==> flow/design.v <==
module MN_Serials (
    input wire [2:0] mp0, mp1, mp2, mp3, mp4, mp5, mp6, mp7,
    output wire [2:0]  mn0, mn1, mn2, mn3, mn4, mn5, mn6, mn7
);
    wire [2:0] mp [0:7];
    reg [2:0] mn [0:7];
    assign mp[0] = mp0;
    assign mp[1] = mp1;
    assign mp[2] = mp2;
    assign mp[3] = mp3;
    assign mp[4] = mp4;
    assign mp[5] = mp5;
    assign mp[6] = mp6;
    assign mp[7] = mp7;
    assign mn0 = mn[0];
    assign mn1 = mn[1];
    assign mn2 = mn[2];
    assign mn3 = mn[3];
    assign mn4 = mn[4];
    assign mn5 = mn[5];
    assign mn6 = mn[6];
    assign mn7 = mn[7];
    integer i;
    always @(*) begin
        for (i=0; i<8; i=i+1) begin
            mn[i] = 3'd0;
        end
        for (i=0; i<8; i=i+1) begin
            mn[mp[i]] = i;
        end
    end
endmodule
module NB_Series (
    input wire [2:0] mp0, mp1, mp2, mp3, mp4, mp5, mp6, mp7,mn0, mn1, mn2, mn3, mn4, mn5, mn6, mn7,
    output wire [2:0]  nb0, nb1, nb2, nb3, nb4, nb5, nb6, nb7
);
    wire [2:0] mp [0:7];
    reg [2:0] nb [0:7];
    wire [2:0] mt [0:7];
    wire [2:0] mn [0:7];
    assign mp[0] = mp0;
    assign mp[1] = mp1;
    assign mp[2] = mp2;
    assign mp[3] = mp3;
    assign mp[4] = mp4;
    assign mp[5] = mp5;
    assign mp[6] = mp6;
    assign mp[7] = mp7;
    assign mn[0] = mn0;
    assign mn[1] = mn1;
    assign mn[2] = mn2;
    assign mn[3] = mn3;
    assign mn[4] = mn4;
    assign mn[5] = mn5;
    assign mn[6] = mn6;
    assign mn[7] = mn7;
    assign nb0 = nb[0];
    assign nb1 = nb[1];
    assign nb2 = nb[2];
    assign nb3 = nb[3];
    assign nb4 = nb[4];
    assign nb5 = nb[5];
    assign nb6 = nb[6];
    assign nb7 = nb[7];
    assign mt[0] = 3'd1;
    assign mt[1] = 3'd0;
    assign mt[2] = 3'd3;
    assign mt[3] = 3'd2;
    assign mt[4] = 3'd5;
    assign mt[5] = 3'd4;
    assign mt[6] = 3'd7;
    assign mt[7] = 3'd6;
    integer i;
    always @(*) begin
        for (i=0; i<8; i=i+1) begin
            nb[i] = mn[mt[mp[i]]];
        end
    end
endmodule
`timescale 1ns / 1ps
module Priority_4_Encoder(input wire [3:0] in1, output wire [1:0] value);
    wire [1:0] data_2;
    assign value[1] = &(in1[1:0]);
    assign value[0] = data_2[0];
    assign data_2 = value[1] ? in1[3:2] : in1[1:0];
endmodule
module decoder2to4 (
    input [1:0] in,      
    output reg [3:0] out  
);
always @(*) begin
    out = 4'b0000;  
    case (in)
        2'b00: out[0] = 1;
        2'b01: out[1] = 1;
        2'b10: out[2] = 1;
        2'b11: out[3] = 1;
        default: out = 4'b0000;  
    endcase
end
endmodule
module benes_4(
    input [1:0] in0,
    input [1:0] in1,
    input [1:0] in2,
    input [1:0] in3,
    output reg state_0_0,
    output reg state_0_1,
    output reg state_0_2,
    output reg state_1_0,
    output reg state_1_1,
    output reg state_1_2
);
always @(*) begin
    case({in0, in1, in2, in3})
        {2'd0, 2'd1, 2'd2, 2'd3}: begin
            state_0_0 = 1'b1;
            state_0_1 = 1'b1;
            state_0_2 = 1'b1;
            state_1_0 = 1'b1;
            state_1_1 = 1'b1;
            state_1_2 = 1'b1;
        end
        {2'd0, 2'd1, 2'd3, 2'd2}: begin
            state_0_0 = 1'b1;
            state_0_1 = 1'b1;
            state_0_2 = 1'b1;
            state_1_0 = 1'b1;
            state_1_1 = 1'b1;
            state_1_2 = 1'b0;
        end
        {2'd0, 2'd2, 2'd1, 2'd3}: begin
            state_0_0 = 1'b1;
            state_0_1 = 1'b1;
            state_0_2 = 1'b1;
            state_1_0 = 1'b0;
            state_1_1 = 1'b0;
            state_1_2 = 1'b0;
        end
        {2'd0, 2'd2, 2'd3, 2'd1}: begin
            state_0_0 = 1'b1;
            state_0_1 = 1'b1;
            state_0_2 = 1'b1;
            state_1_0 = 1'b1;
            state_1_1 = 1'b0;
            state_1_2 = 1'b0;
        end
        {2'd0, 2'd3, 2'd1, 2'd2}: begin
            state_0_0 = 1'b1;
            state_0_1 = 1'b1;
            state_0_2 = 1'b1;
            state_1_0 = 1'b0;
            state_1_1 = 1'b0;
            state_1_2 = 1'b1;
        end
        {2'd0, 2'd3, 2'd2, 2'd1}: begin
            state_0_0 = 1'b1;
            state_0_1 = 1'b1;
            state_0_2 = 1'b1;
            state_1_0 = 1'b1;
            state_1_1 = 1'b0;
            state_1_2 = 1'b1;
        end
        {2'd1, 2'd0, 2'd2, 2'd3}: begin
            state_0_0 = 1'b1;
            state_0_1 = 1'b1;
            state_0_2 = 1'b0;
            state_1_0 = 1'b1;
            state_1_1 = 1'b1;
            state_1_2 = 1'b1;
        end
        {2'd1, 2'd0, 2'd3, 2'd2}: begin
            state_0_0 = 1'b1;
            state_0_1 = 1'b1;
            state_0_2 = 1'b0;
            state_1_0 = 1'b1;
            state_1_1 = 1'b1;
            state_1_2 = 1'b0;
        end
        {2'd1, 2'd2, 2'd0, 2'd3}: begin
            state_0_0 = 1'b1;
            state_0_1 = 1'b1;
            state_0_2 = 1'b0;
            state_1_0 = 1'b0;
            state_1_1 = 1'b0;
            state_1_2 = 1'b0;
        end
        {2'd1, 2'd2, 2'd3, 2'd0}: begin
            state_0_0 = 1'b1;
            state_0_1 = 1'b1;
            state_0_2 = 1'b0;
            state_1_0 = 1'b1;
            state_1_1 = 1'b0;
            state_1_2 = 1'b0;
        end
        {2'd1, 2'd3, 2'd0, 2'd2}: begin
            state_0_0 = 1'b1;
            state_0_1 = 1'b1;
            state_0_2 = 1'b0;
            state_1_0 = 1'b0;
            state_1_1 = 1'b0;
            state_1_2 = 1'b1;
        end
        {2'd1, 2'd3, 2'd2, 2'd0}: begin
            state_0_0 = 1'b1;
            state_0_1 = 1'b1;
            state_0_2 = 1'b0;
            state_1_0 = 1'b1;
            state_1_1 = 1'b0;
            state_1_2 = 1'b1;
        end
        {2'd2, 2'd0, 2'd1, 2'd3}: begin
            state_0_0 = 1'b1;
            state_0_1 = 1'b0;
            state_0_2 = 1'b0;
            state_1_0 = 1'b1;
            state_1_1 = 1'b1;
            state_1_2 = 1'b1;
        end
        {2'd2, 2'd0, 2'd3, 2'd1}: begin
            state_0_0 = 1'b1;
            state_0_1 = 1'b0;
            state_0_2 = 1'b0;
            state_1_0 = 1'b0;
            state_1_1 = 1'b1;
            state_1_2 = 1'b1;
        end
        {2'd2, 2'd1, 2'd0, 2'd3}: begin
            state_0_0 = 1'b1;
            state_0_1 = 1'b0;
            state_0_2 = 1'b1;
            state_1_0 = 1'b1;
            state_1_1 = 1'b1;
            state_1_2 = 1'b1;
        end
        {2'd2, 2'd1, 2'd3, 2'd0}: begin
            state_0_0 = 1'b1;
            state_0_1 = 1'b0;
            state_0_2 = 1'b1;
            state_1_0 = 1'b0;
            state_1_1 = 1'b1;
            state_1_2 = 1'b1;
        end
        {2'd2, 2'd3, 2'd0, 2'd1}: begin
            state_0_0 = 1'b1;
            state_0_1 = 1'b0;
            state_0_2 = 1'b1;
            state_1_0 = 1'b1;
            state_1_1 = 1'b0;
            state_1_2 = 1'b1;
        end
        {2'd2, 2'd3, 2'd1, 2'd0}: begin
            state_0_0 = 1'b1;
            state_0_1 = 1'b0;
            state_0_2 = 1'b0;
            state_1_0 = 1'b1;
            state_1_1 = 1'b0;
            state_1_2 = 1'b1;
        end
        {2'd3, 2'd0, 2'd1, 2'd2}: begin
            state_0_0 = 1'b1;
            state_0_1 = 1'b0;
            state_0_2 = 1'b0;
            state_1_0 = 1'b1;
            state_1_1 = 1'b1;
            state_1_2 = 1'b0;
        end
        {2'd3, 2'd0, 2'd2, 2'd1}: begin
            state_0_0 = 1'b1;
            state_0_1 = 1'b0;
            state_0_2 = 1'b0;
            state_1_0 = 1'b0;
            state_1_1 = 1'b1;
            state_1_2 = 1'b0;
        end
        {2'd3, 2'd1, 2'd0, 2'd2}: begin
            state_0_0 = 1'b1;
            state_0_1 = 1'b0;
            state_0_2 = 1'b1;
            state_1_0 = 1'b1;
            state_1_1 = 1'b1;
            state_1_2 = 1'b0;
        end
        {2'd3, 2'd1, 2'd2, 2'd0}: begin
            state_0_0 = 1'b1;
            state_0_1 = 1'b0;
            state_0_2 = 1'b1;
            state_1_0 = 1'b0;
            state_1_1 = 1'b1;
            state_1_2 = 1'b0;
        end
        {2'd3, 2'd2, 2'd0, 2'd1}: begin
            state_0_0 = 1'b1;
            state_0_1 = 1'b0;
            state_0_2 = 1'b1;
            state_1_0 = 1'b1;
            state_1_1 = 1'b0;
            state_1_2 = 1'b0;
        end
        {2'd3, 2'd2, 2'd1, 2'd0}: begin
            state_0_0 = 1'b1;
            state_0_1 = 1'b0;
            state_0_2 = 1'b0;
            state_1_0 = 1'b1;
            state_1_1 = 1'b0;
            state_1_2 = 1'b0;
        end
        default: begin
            state_0_0 = 1'b0;
            state_0_1 = 1'b0;
            state_0_2 = 1'b0;
            state_1_0 = 1'b0;
            state_1_1 = 1'b0;
            state_1_2 = 1'b0;
        end
    endcase
end
endmodule
module Benes_8p (input wire [2:0] mp0, mp1, mp2, mp3, mp4, mp5, mp6, mp7,
    input clk,
    output reg [19:0] state
);
    wire [2:0] nb0, nb1, nb2, nb3, nb4, nb5, nb6, nb7;
    wire [2:0]  mn0, mn1, mn2, mn3, mn4, mn5, mn6, mn7;
    MN_Serials m1(.mp0(mp0),
    .mp1(mp1),
    .mp2(mp2),
    .mp3(mp3),
    .mp4(mp4),
    .mp5(mp5),
    .mp6(mp6),
    .mp7(mp7),
    .mn0(mn0),
    .mn1(mn1),
    .mn2(mn2),
    .mn3(mn3),
    .mn4(mn4),
    .mn5(mn5),
    .mn6(mn6),
    .mn7(mn7)
    );
    NB_Series m2(.mp0(MP_1[0]),
    .mp1(MP_1[1]),
    .mp2(MP_1[2]),
    .mp3(MP_1[3]),
    .mp4(MP_1[4]),
    .mp5(MP_1[5]),
    .mp6(MP_1[6]),
    .mp7(MP_1[7]),
    .mn0(MN_1[0]),
    .mn1(MN_1[1]),
    .mn2(MN_1[2]),
    .mn3(MN_1[3]),
    .mn4(MN_1[4]),
    .mn5(MN_1[5]),
    .mn6(MN_1[6]),
    .mn7(MN_1[7]),
    .nb0(nb0),
    .nb1(nb1),
    .nb2(nb2),
    .nb3(nb3),
    .nb4(nb4),
    .nb5(nb5),
    .nb6(nb6),
    .nb7(nb7)
    );
    wire [2:0] mp [0:7];
    integer i, j, m;
    reg [2:0] MP_1 [0:7];
    reg [2:0] MN_1 [0:7];
    reg [2:0] MP_2 [0:7];
    reg [2:0] NB_2 [0:7];
    reg [3:0] CI_2;
    reg [2:0] MP_3 [0:7];
    reg [2:0] NB_3 [0:7];
    reg [3:0] CI_3;
    wire [2:0] P_NEXT_3_W;
    reg [2:0] P_NEXT_3;
    reg [3:0] COVER_TBL_3;
    assign P_NEXT_3_W = (NB_2[1] == 3'b000) ? 3'b010 : NB_2[1];
    wire [3:0] MASK_3_2, MASK_3;
    wire [1:0] MIN_PORT_3_W; 
    assign MASK_3_2 = 4'b0001;
    decoder2to4 d3(.in(P_NEXT_3_W[2:1]),
    .out(MASK_3)
    );
    Priority_4_Encoder p3(.in1(COVER_TBL_3),
    .value(MIN_PORT_3_W)
    );
    reg [2:0] MP_4 [0:7];
    reg [2:0] NB_4 [0:7];
    reg [3:0] CI_4;
    wire [2:0] P_NEXT_4_W, P_NEXT_4_W1;
    reg [2:0] P_NEXT_4;
    reg [3:0] COVER_TBL_4;
    assign P_NEXT_4_W = NB_3[{P_NEXT_3[2:1], ~P_NEXT_3[0]}];
    assign P_NEXT_4_W1 = (COVER_TBL_3[P_NEXT_4_W[2:1]] == 0) ? P_NEXT_4_W: {MIN_PORT_3_W,1'b0} ;
    wire [3:0] MASK_4;
    wire [1:0] MIN_PORT_4_W;
    decoder2to4 d4(.in(P_NEXT_4_W1[2:1]),
    .out(MASK_4)
    );
    Priority_4_Encoder p4(.in1(COVER_TBL_4),
    .value(MIN_PORT_4_W)
    );
    reg [2:0] P_NEXT_5;
    reg [3:0] CI_5;
    reg [2:0] MP_5 [0:7];
    wire [2:0] P_NEXT_5_W, P_NEXT_5_W1;
    assign P_NEXT_5_W = NB_4[{P_NEXT_4[2:1], ~P_NEXT_4[0]}];
    assign P_NEXT_5_W1 = (COVER_TBL_4[P_NEXT_5_W[2:1]] == 0) ? P_NEXT_5_W: {MIN_PORT_4_W,1'b0} ;
    wire [3:0] MASK_5;
    decoder2to4 d5(.in(P_NEXT_5_W1[2:1]),
    .out(MASK_5)
    );
    reg [7:0] CO;
    reg [3:0] CI_6;
    reg [1:0] ump [0:3];
    reg [1:0] dmp [0:3];
    wire state_0_0, state_0_1, state_0_2, state_1_0, state_1_1, state_1_2;
    wire state_0_0d, state_0_1d, state_0_2d, state_1_0d, state_1_1d, state_1_2d;
    benes_4 B6_U(.in0(ump[0]),
        .in1(ump[1]),
        .in2(ump[2]),
        .in3(ump[3]),
        .state_0_0(state_0_0),
        .state_0_1(state_0_1),
        .state_0_2(state_0_2),
        .state_1_0(state_1_0),
        .state_1_1(state_1_1),
        .state_1_2(state_1_2)
    );
    benes_4 B6_D(.in0(dmp[0]),
        .in1(dmp[1]),
        .in2(dmp[2]),
        .in3(dmp[3]),
        .state_0_0(state_0_0d),
        .state_0_1(state_0_1d),
        .state_0_2(state_0_2d),
        .state_1_0(state_1_0d),
        .state_1_1(state_1_1d),
        .state_1_2(state_1_2d)
    );
    always@(posedge clk)begin
        MN_1[0] <= mn0;
        MN_1[1] <= mn1;
        MN_1[2] <= mn2;
        MN_1[3] <= mn3;
        MN_1[4] <= mn4;
        MN_1[5] <= mn5;
        MN_1[6] <= mn6;
        MN_1[7] <= mn7;
        MP_1[0] <= mp0;
        MP_1[1] <= mp1;
        MP_1[2] <= mp2;
        MP_1[3] <= mp3;
        MP_1[4] <= mp4;
        MP_1[5] <= mp5;
        MP_1[6] <= mp6;
        MP_1[7] <= mp7;
        NB_2[0] <= nb0;
        NB_2[1] <= nb1;
        NB_2[2] <= nb2;
        NB_2[3] <= nb3;
        NB_2[4] <= nb4;
        NB_2[5] <= nb5;
        NB_2[6] <= nb6;
        NB_2[7] <= nb7;
        MP_2[0] <= MP_1[0];
        MP_2[1] <= MP_1[1];
        MP_2[2] <= MP_1[2];
        MP_2[3] <= MP_1[3];
        MP_2[4] <= MP_1[4];
        MP_2[5] <= MP_1[5];
        MP_2[6] <= MP_1[6];
        MP_2[7] <= MP_1[7];
        CI_2[0] <= 1'b1;
        CI_2[1] <= 1'b0;
        CI_2[2] <= 1'b0;
        CI_2[3] <= 1'b0;
        P_NEXT_3 <= P_NEXT_3_W; 
        CI_3 <= CI_2 | (MASK_3 & {4{~P_NEXT_3_W[0]}});
        MP_3[0] <= MP_2[0];
        MP_3[1] <= MP_2[1];
        MP_3[2] <= MP_2[2];
        MP_3[3] <= MP_2[3];
        MP_3[4] <= MP_2[4];
        MP_3[5] <= MP_2[5];
        MP_3[6] <= MP_2[6];
        MP_3[7] <= MP_2[7];
        NB_3[0] <= NB_2[0];
        NB_3[1] <= NB_2[1];
        NB_3[2] <= NB_2[2];
        NB_3[3] <= NB_2[3];
        NB_3[4] <= NB_2[4];
        NB_3[5] <= NB_2[5];
        NB_3[6] <= NB_2[6];
        NB_3[7] <= NB_2[7];
        COVER_TBL_3 <= MASK_3 | MASK_3_2;
        P_NEXT_4 <= P_NEXT_4_W1; 
        CI_4 <= CI_3 | (MASK_4 & {4{~P_NEXT_4_W1[0]}});
        MP_4[0] <= MP_3[0];
        MP_4[1] <= MP_3[1];
        MP_4[2] <= MP_3[2];
        MP_4[3] <= MP_3[3];
        MP_4[4] <= MP_3[4];
        MP_4[5] <= MP_3[5];
        MP_4[6] <= MP_3[6];
        MP_4[7] <= MP_3[7];
        NB_4[0] <= NB_3[0];
        NB_4[1] <= NB_3[1];
        NB_4[2] <= NB_3[2];
        NB_4[3] <= NB_3[3];
        NB_4[4] <= NB_3[4];
        NB_4[5] <= NB_3[5];
        NB_4[6] <= NB_3[6];
        NB_4[7] <= NB_3[7];
        COVER_TBL_4 <= MASK_4 | COVER_TBL_3;
        MP_5[0] <= MP_4[0];
        MP_5[1] <= MP_4[1];
        MP_5[2] <= MP_4[2];
        MP_5[3] <= MP_4[3];
        MP_5[4] <= MP_4[4];
        MP_5[5] <= MP_4[5];
        MP_5[6] <= MP_4[6];
        MP_5[7] <= MP_4[7];
        P_NEXT_5 <= P_NEXT_5_W1; 
        CI_5 <= CI_4 | (MASK_5 & {4{~P_NEXT_5_W1[0]}});
        for (i=0; i<8; i=i+1) begin
            CO[MP_5[i]] <= CI_5[i[2:1]] ^ i[0] ;
        end
        for (j=0; j<4; j=j+1) begin
            ump[j] <= (CI_5[j]== 1'b1) ? MP_5[2*j][2:1] : MP_5[2*j+1][2:1];
            dmp[j] <= (CI_5[j]== 1'b1) ? MP_5[2*j+1][2:1] : MP_5[2*j][2:1];
        end
        CI_6 <= CI_5;
        for (m=0; m<4; m=m+1) begin
            state[5*m] <= CI_6[m];
            state[5*m+4] <= CO[2*m];
        end
        state[1] <= state_0_0;
        state[2] <= state_0_1;
        state[3] <= state_0_2;
        state[6] <= state_1_0;
        state[7] <= state_1_1;
        state[8] <= state_1_2;
        state[11] <= state_0_0d;
        state[12] <= state_0_1d;
        state[13] <= state_0_2d;
        state[16] <= state_1_0d;
        state[17] <= state_1_1d;
        state[18] <= state_1_2d;
    end
endmodule
# --- From RTL to reports: Benes_8p ---
# The steps from the RTL of Benes_8p to its reports follow in flow order.
# Line numbers count from 1 in the design file above.
# Operators: Yosys type, input widths -> output width; for muxes data width and select width s.
# Library cell names are shortened.
setup:
  top_module: "Benes_8p"
  clk_port: "clk"
  library: "sky130hd"
  pvt_corner: "tt_025C_1v80"

# --- Elaborated design ---
# Yosys after proc, flatten, opt, wreduce and memory -nomap, before mapping. Enables and synchronous resets that opt folds into registers are not counted as muxes. Print and check cells are not counted. Equal cells are merged and count once.
bits:
  output_inout_bits: 20
  ff_bits: 288
  inputBits: 25
  elab_cells: 608
op_classes:
  n_eq: 232
  reduce_logical: 110
  bitwise: 39
  n_mux: 111
  add_sub_neg: 8
  shifts: 18
op_table:
  columns: ["operator", "n"]
  rows:
  - ["$pmux 3 s8", 18]
  - ["$reduce_or 7->1", 56]
  - ["$pmux 3 s2", 56]
  - ["$eq 3x3->1 const B", 100]
  - ["$eq 8x8->1 const B", 24]
  - ["$eq 3x2->1 const B", 50]
  - ["$reduce_or 12->1", 8]
  - ["$eq 8x7->1 const B", 12]
  - ["$logic_not 3->1", 26]
  - ["$eq 3x1->1 const B", 25]
  - ["$shift 1x4->8", 8]
  - ["$shift 1x4->8 const A", 8]
  - ["$eq 8x6->1 const B", 8]
  - ["$and 8x8->8", 8]
  - ["$or 8x8->8", 8]
  - ["$not 8->8", 8]
  - ["$reduce_or 24->1", 2]
  - ["$reduce_or 3->1", 12]
  - ["$reduce_or 16->1", 2]
  - ["$neg 3->4", 8]
  - ["$eq 8x5->1 const B", 4]
  - ["$pmux 1 s2", 12]
  - ["$mux 2", 8]
  - ["$mux 1", 14]
  - ["$eq 2x2->1 const B", 6]
  - ["$and 4x4->4", 3]
  - ["$or 4x4->4", 3]
  - ["$not 1->1", 9]
# Other operator kinds: 5; their cells: 12.

# --- Logic depth ---
# Longest topological path by Yosys (ltp), each cell counted once; first at word level (registers and memories cut), then after technology mapping (sequential cells cut; the memories' decode and read muxes count).
depth:
  word_depth: 19
  ABC_AREA: 0
  depth_mapped: 8
  ltp_nobuf: 8

# --- Netlist ---
# Source: synth_stat.txt of the flow (Yosys; design flattened, memories mapped). It holds for the ABC_AREA given above (unset counts as 0); a run with the other value may have another netlist.
by_type:
  columns: ["cell_type", "n", "type_area_um2"]
  rows:
  - ["dfxtp_1", 279, 5.59E+03]
  - ["mux4_2", 23, 517.997]
  - ["a21oi_1", 61, 305.293]
  - ["o21ai_0", 61, 305.293]
  - ["nand2_1", 80, 300.288]
  - ["nor2_1", 63, 236.477]
  - ["mux2_2", 20, 225.216]
  - ["nand2b_1", 36, 225.216]
  - ["clkbuf_1", 58, 217.709]
  - ["mux2i_1", 21, 210.202]
  - ["inv_1", 50, 187.68]
  - ["nand3_1", 36, 180.173]
  - ["nor2b_1", 28, 175.168]
  - ["nor3b_1", 23, 172.666]
  - ["nor3_1", 29, 145.139]
  - ["ha_1", 11, 137.632]
  - ["nand3b_1", 17, 127.622]
  - ["a31oi_1", 17, 106.352]
# Other cell types: 55; their cells: 214.
mapped:
  n_buf: 64
  ff_cells: 279
  stdcells: 1127
  yosys_area_um2: 11028.1
# The figures by module come from a second, unflattened synthesis with its own total; it is not the netlist above.
unflattened:
  hier_cells: 1023
  area_unflattened_um2: 11414.7
# Each row is one instance without its submodules.
by_module:
  columns: ["module", "mod_area_um2", "seq_area_um2", "n_cells", "instances"]
  rows:
  - ["Benes_8p", 7509.7, 5585.4, 571, 1]
  - ["NB_Series", 1476.4, 0.0, 107, 1]
  - ["benes_4", 675.6, 0.0, 92, 2]
  - ["MN_Serials", 948.4, 0.0, 141, 1]
  - ["decoder2to4", 26.3, 0.0, 4, 3]
  - ["Priority_4_Encoder", 25.0, 0.0, 4, 2]

# --- Path before layout ---
# Source: OpenSTA report_checks on the synthesized netlist (no wires, ideal clock, input and output delay 20% of the period each), path of least setup slack; recovery checks are left aside. Register names are those of the netlist, which keeps one name where synthesis merged equal registers.
synth_path:
  kind: "flip-flop to flip-flop"
  startpoint: "register MP_5[3][1]"
  endpoint: "register CO[0]"
  arrival_ns: 1.852
  required_time_ns: 2.363
  setup_slack_ns: 0.511
  clock_period_ns: 2.5
  launch_ns: 0.000
  path_stages: 9
  delay_ns: 1.989
  synth_period_reached_ns: 1.989
# "delay_ns" is the arrival time less input delay plus setup time.
# "path_stages" counts driving pins, that of a launching flip-flop among them; a cell with two outputs on the path counts twice.
# "synth_period_reached_ns" is the clock period less the worst setup slack; recovery checks do not enter. This is arithmetic on one report: input and output delays are still those of the set period (20% each).
# The rows between start and end are the longest chain of elaborated cells between them; the timing report does not say that the signal goes this way. Where chains are equally long, one stands for them.
# Each line given opens the expression or statement behind the cell; cells for indexed reads and writes are added by Yosys, which also makes memories of some case tables.
# Lines with a computed index may be missing from the assigning lines.
synth_between:
  cell_sequence: "dfxtp_1 inv_1 ha_1 nor4_1 nand2_1 and3_1 a211o_1 a221oi_1 o221ai_1"
  elab_chain_cells: 13
  cone_cells: 14
  cone_lines: 1
synth_rtl:
  columns: ["element", "line", "rtl"]
  rows:
  - ["from (decl)", 408, "reg [2:0] MP_5 [0:7];"]
  - ["from (assign)", 522, "MP_5[3] <= MP_4[3];"]
  - ["$neg 3->4", 530, "CO[MP_5[i]] <= CI_5[i[2:1]] ^ i[0] ;"]
  - ["$shift 1x4->8", 530, null]
  - ["$not 8->8", 530, null]
  - ["$and 8x8->8", 530, null]
  - ["$or 8x8->8", 530, null]
  - ["$and 8x8->8", 530, null]
  - ["$or 8x8->8", 530, null]
  - ["$and 8x8->8", 530, null]
  - ["$or 8x8->8", 530, null]
  - ["$and 8x8->8", 530, null]
  - ["$or 8x8->8", 530, null]
  - ["$and 8x8->8", 530, null]
  - ["$or 8x8->8", 530, null]
  - ["to (decl)", 416, "reg [7:0] CO;"]

# --- Worst path after layout ---
# Path of least setup slack in the final report of stored run 1 (OpenROAD, finished layout, wires in). Where an end is a register, its clock arrival counts in the times.
layout_path:
  kind: "flip-flop to flip-flop"
  startpoint: "register MP_5[3][1]"
  endpoint: "register CO[0]"
  setup_slack_ns: -0.50
  arrival_ns: 2.39
  launch_ns: 0.54
  required_time_ns: 1.89
  clock_period_ns: 1.51
  path_stages: 9
# The rows between start and end are the longest chain of elaborated cells between them; the timing report does not say that the signal goes this way. Where chains are equally long, one stands for them.
# Lines with a computed index may be missing from the assigning lines.
layout_between:
  cell_sequence: "dfxtp_4 inv_4 ha_4 nor4_4 nand2_1 and3_4 a211o_1 a221oi_2 o221ai_1"
  elab_chain_cells: 13
  cone_cells: 14
  cone_lines: 1
layout_rtl:
  columns: ["element", "line", "rtl"]
  rows:
  - ["from (decl)", 408, "reg [2:0] MP_5 [0:7];"]
  - ["from (assign)", 522, "MP_5[3] <= MP_4[3];"]
  - ["$neg 3->4", 530, "CO[MP_5[i]] <= CI_5[i[2:1]] ^ i[0] ;"]
  - ["$shift 1x4->8", 530, null]
  - ["$not 8->8", 530, null]
  - ["$and 8x8->8", 530, null]
  - ["$or 8x8->8", 530, null]
  - ["$and 8x8->8", 530, null]
  - ["$or 8x8->8", 530, null]
  - ["$and 8x8->8", 530, null]
  - ["$or 8x8->8", 530, null]
  - ["$and 8x8->8", 530, null]
  - ["$or 8x8->8", 530, null]
  - ["$and 8x8->8", 530, null]
  - ["$or 8x8->8", 530, null]
  - ["to (decl)", 416, "reg [7:0] CO;"]

# Measured data: module Benes_8p, platform sky130hd, 4 stored runs of the flow under differing settings, order arbitrary. Input and output delays are each 20% of the period that was set; the output load is 0.01 pF.
# "achievedPeriod_ns" = clock period - worst setup slack. The figure is calculated, with input and output delays left at 20% of the set period.
# "timing.worst_path_ns" = time allowed to the worst setup path (clock period - input delay - output delay, where it has them) - its slack; a late launch clock adds to it, a late capture clock takes from it.
# "fin_power_mw" is the tool's figure for a default switching activity; nothing was simulated.
runs:
  - name: "stored run 1"
    settings:
      CELL_PAD_IN_SITES_DETAIL_PLACEMENT: 1
      CTS_CLUSTER_DIAMETER: 35
      CTS_CLUSTER_SIZE: 77
      GPL_ROUTABILITY_DRIVEN: 1
      GPL_TIMING_DRIVEN: 0
      MAX_ROUTING_LAYER: "met4"
      period_ns: 1.51
      CAP_MARGIN: 20
      CORE_MARGIN: 2
      CORE_UTILIZATION: 40
      SLEW_MARGIN: 20
    results:
      layout_stdcell_area_um2: 14964.4
      synthesis_area_um2: 11028.1
      hold_worst_slack_ns: 0.095
      achievedPeriod_ns: 2.007
      timing.worst_path_ns: 2.01
      timing.worst_path_kind: "flip-flop to flip-flop"
      worstSetupSlack_ns: -0.497
      final_die_area_um2: 28913.6
      fin_power_mw: 26.072
      fin_util_pct: 55.4
      setupTns_ns: -6.412
  - name: "stored run 2"
    settings:
      ABC_AREA: 0
      CAP_MARGIN: 30
      CELL_PAD_IN_SITES_GLOBAL_PLACEMENT: 2
      CORE_ASPECT_RATIO: 1.96
      CORE_MARGIN: 10
      CORE_UTILIZATION: 37
      CTS_CLUSTER_DIAMETER: 378
      CTS_CLUSTER_SIZE: 34
      GPL_TIMING_DRIVEN: 1
      HOLD_SLACK_MARGIN: 0.06
      MAX_ROUTING_LAYER: "met5"
      MIN_ROUTING_LAYER: "met1"
      PLACE_DENSITY_LB_ADDON: 0.07
      SETUP_SLACK_MARGIN: 0.29
      SLEW_MARGIN: 25
      TNS_END_PERCENT: 20
      period_ns: 3.68
    results:
      layout_stdcell_area_um2: 12020.3
      synthesis_area_um2: 11028.1
      hold_worst_slack_ns: 0.327
      achievedPeriod_ns: 2.363
      timing.worst_path_ns: 2.36
      timing.worst_path_kind: "flip-flop to flip-flop"
      worstSetupSlack_ns: 1.317
      final_die_area_um2: 37505.5
      fin_power_mw: 7.375
      fin_util_pct: 40.9
      setupTns_ns: 0.000
  - name: "stored run 3"
    settings:
      CELL_PAD_IN_SITES_DETAIL_PLACEMENT: 0
      CELL_PAD_IN_SITES_GLOBAL_PLACEMENT: 1
      CORE_MARGIN: 5
      CORE_UTILIZATION: 59
      GPL_TIMING_DRIVEN: 1
      HOLD_SLACK_MARGIN: 0.18
      PLACE_DENSITY: 0.39
      SETUP_SLACK_MARGIN: -0.11
      period_ns: 1.7
      CAP_MARGIN: 20
      SLEW_MARGIN: 20
    results:
      layout_stdcell_area_um2: 14268.7
      synthesis_area_um2: 11028.1
      hold_worst_slack_ns: 0.261
      achievedPeriod_ns: 1.883
      timing.worst_path_ns: 1.88
      timing.worst_path_kind: "flip-flop to flip-flop"
      worstSetupSlack_ns: -0.183
      final_die_area_um2: 21525.3
      fin_power_mw: 20.187
      fin_util_pct: 76.8
      setupTns_ns: -1.029
  - name: "stored run 4"
    settings:
      ABC_AREA: 0
      CAP_MARGIN: 30
      CELL_PAD_IN_SITES_GLOBAL_PLACEMENT: 2
      CORE_MARGIN: 10
      CORE_UTILIZATION: 37
      CTS_CLUSTER_DIAMETER: 378
      CTS_CLUSTER_SIZE: 34
      GPL_TIMING_DRIVEN: 1
      HOLD_SLACK_MARGIN: 0.06
      MAX_ROUTING_LAYER: "met5"
      MIN_ROUTING_LAYER: "met1"
      PLACE_DENSITY_LB_ADDON: 0.07
      SETUP_SLACK_MARGIN: 0.29
      SLEW_MARGIN: 25
      TNS_END_PERCENT: 20
      period_ns: 1.37
    results:
      layout_stdcell_area_um2: 15099.5
      synthesis_area_um2: 11028.1
      hold_worst_slack_ns: 0.073
      achievedPeriod_ns: 1.871
      timing.worst_path_ns: 1.87
      timing.worst_path_kind: "flip-flop to flip-flop"
      worstSetupSlack_ns: -0.501
      final_die_area_um2: 37112.1
      fin_power_mw: 22.270
      fin_util_pct: 51.1
      setupTns_ns: -8.652
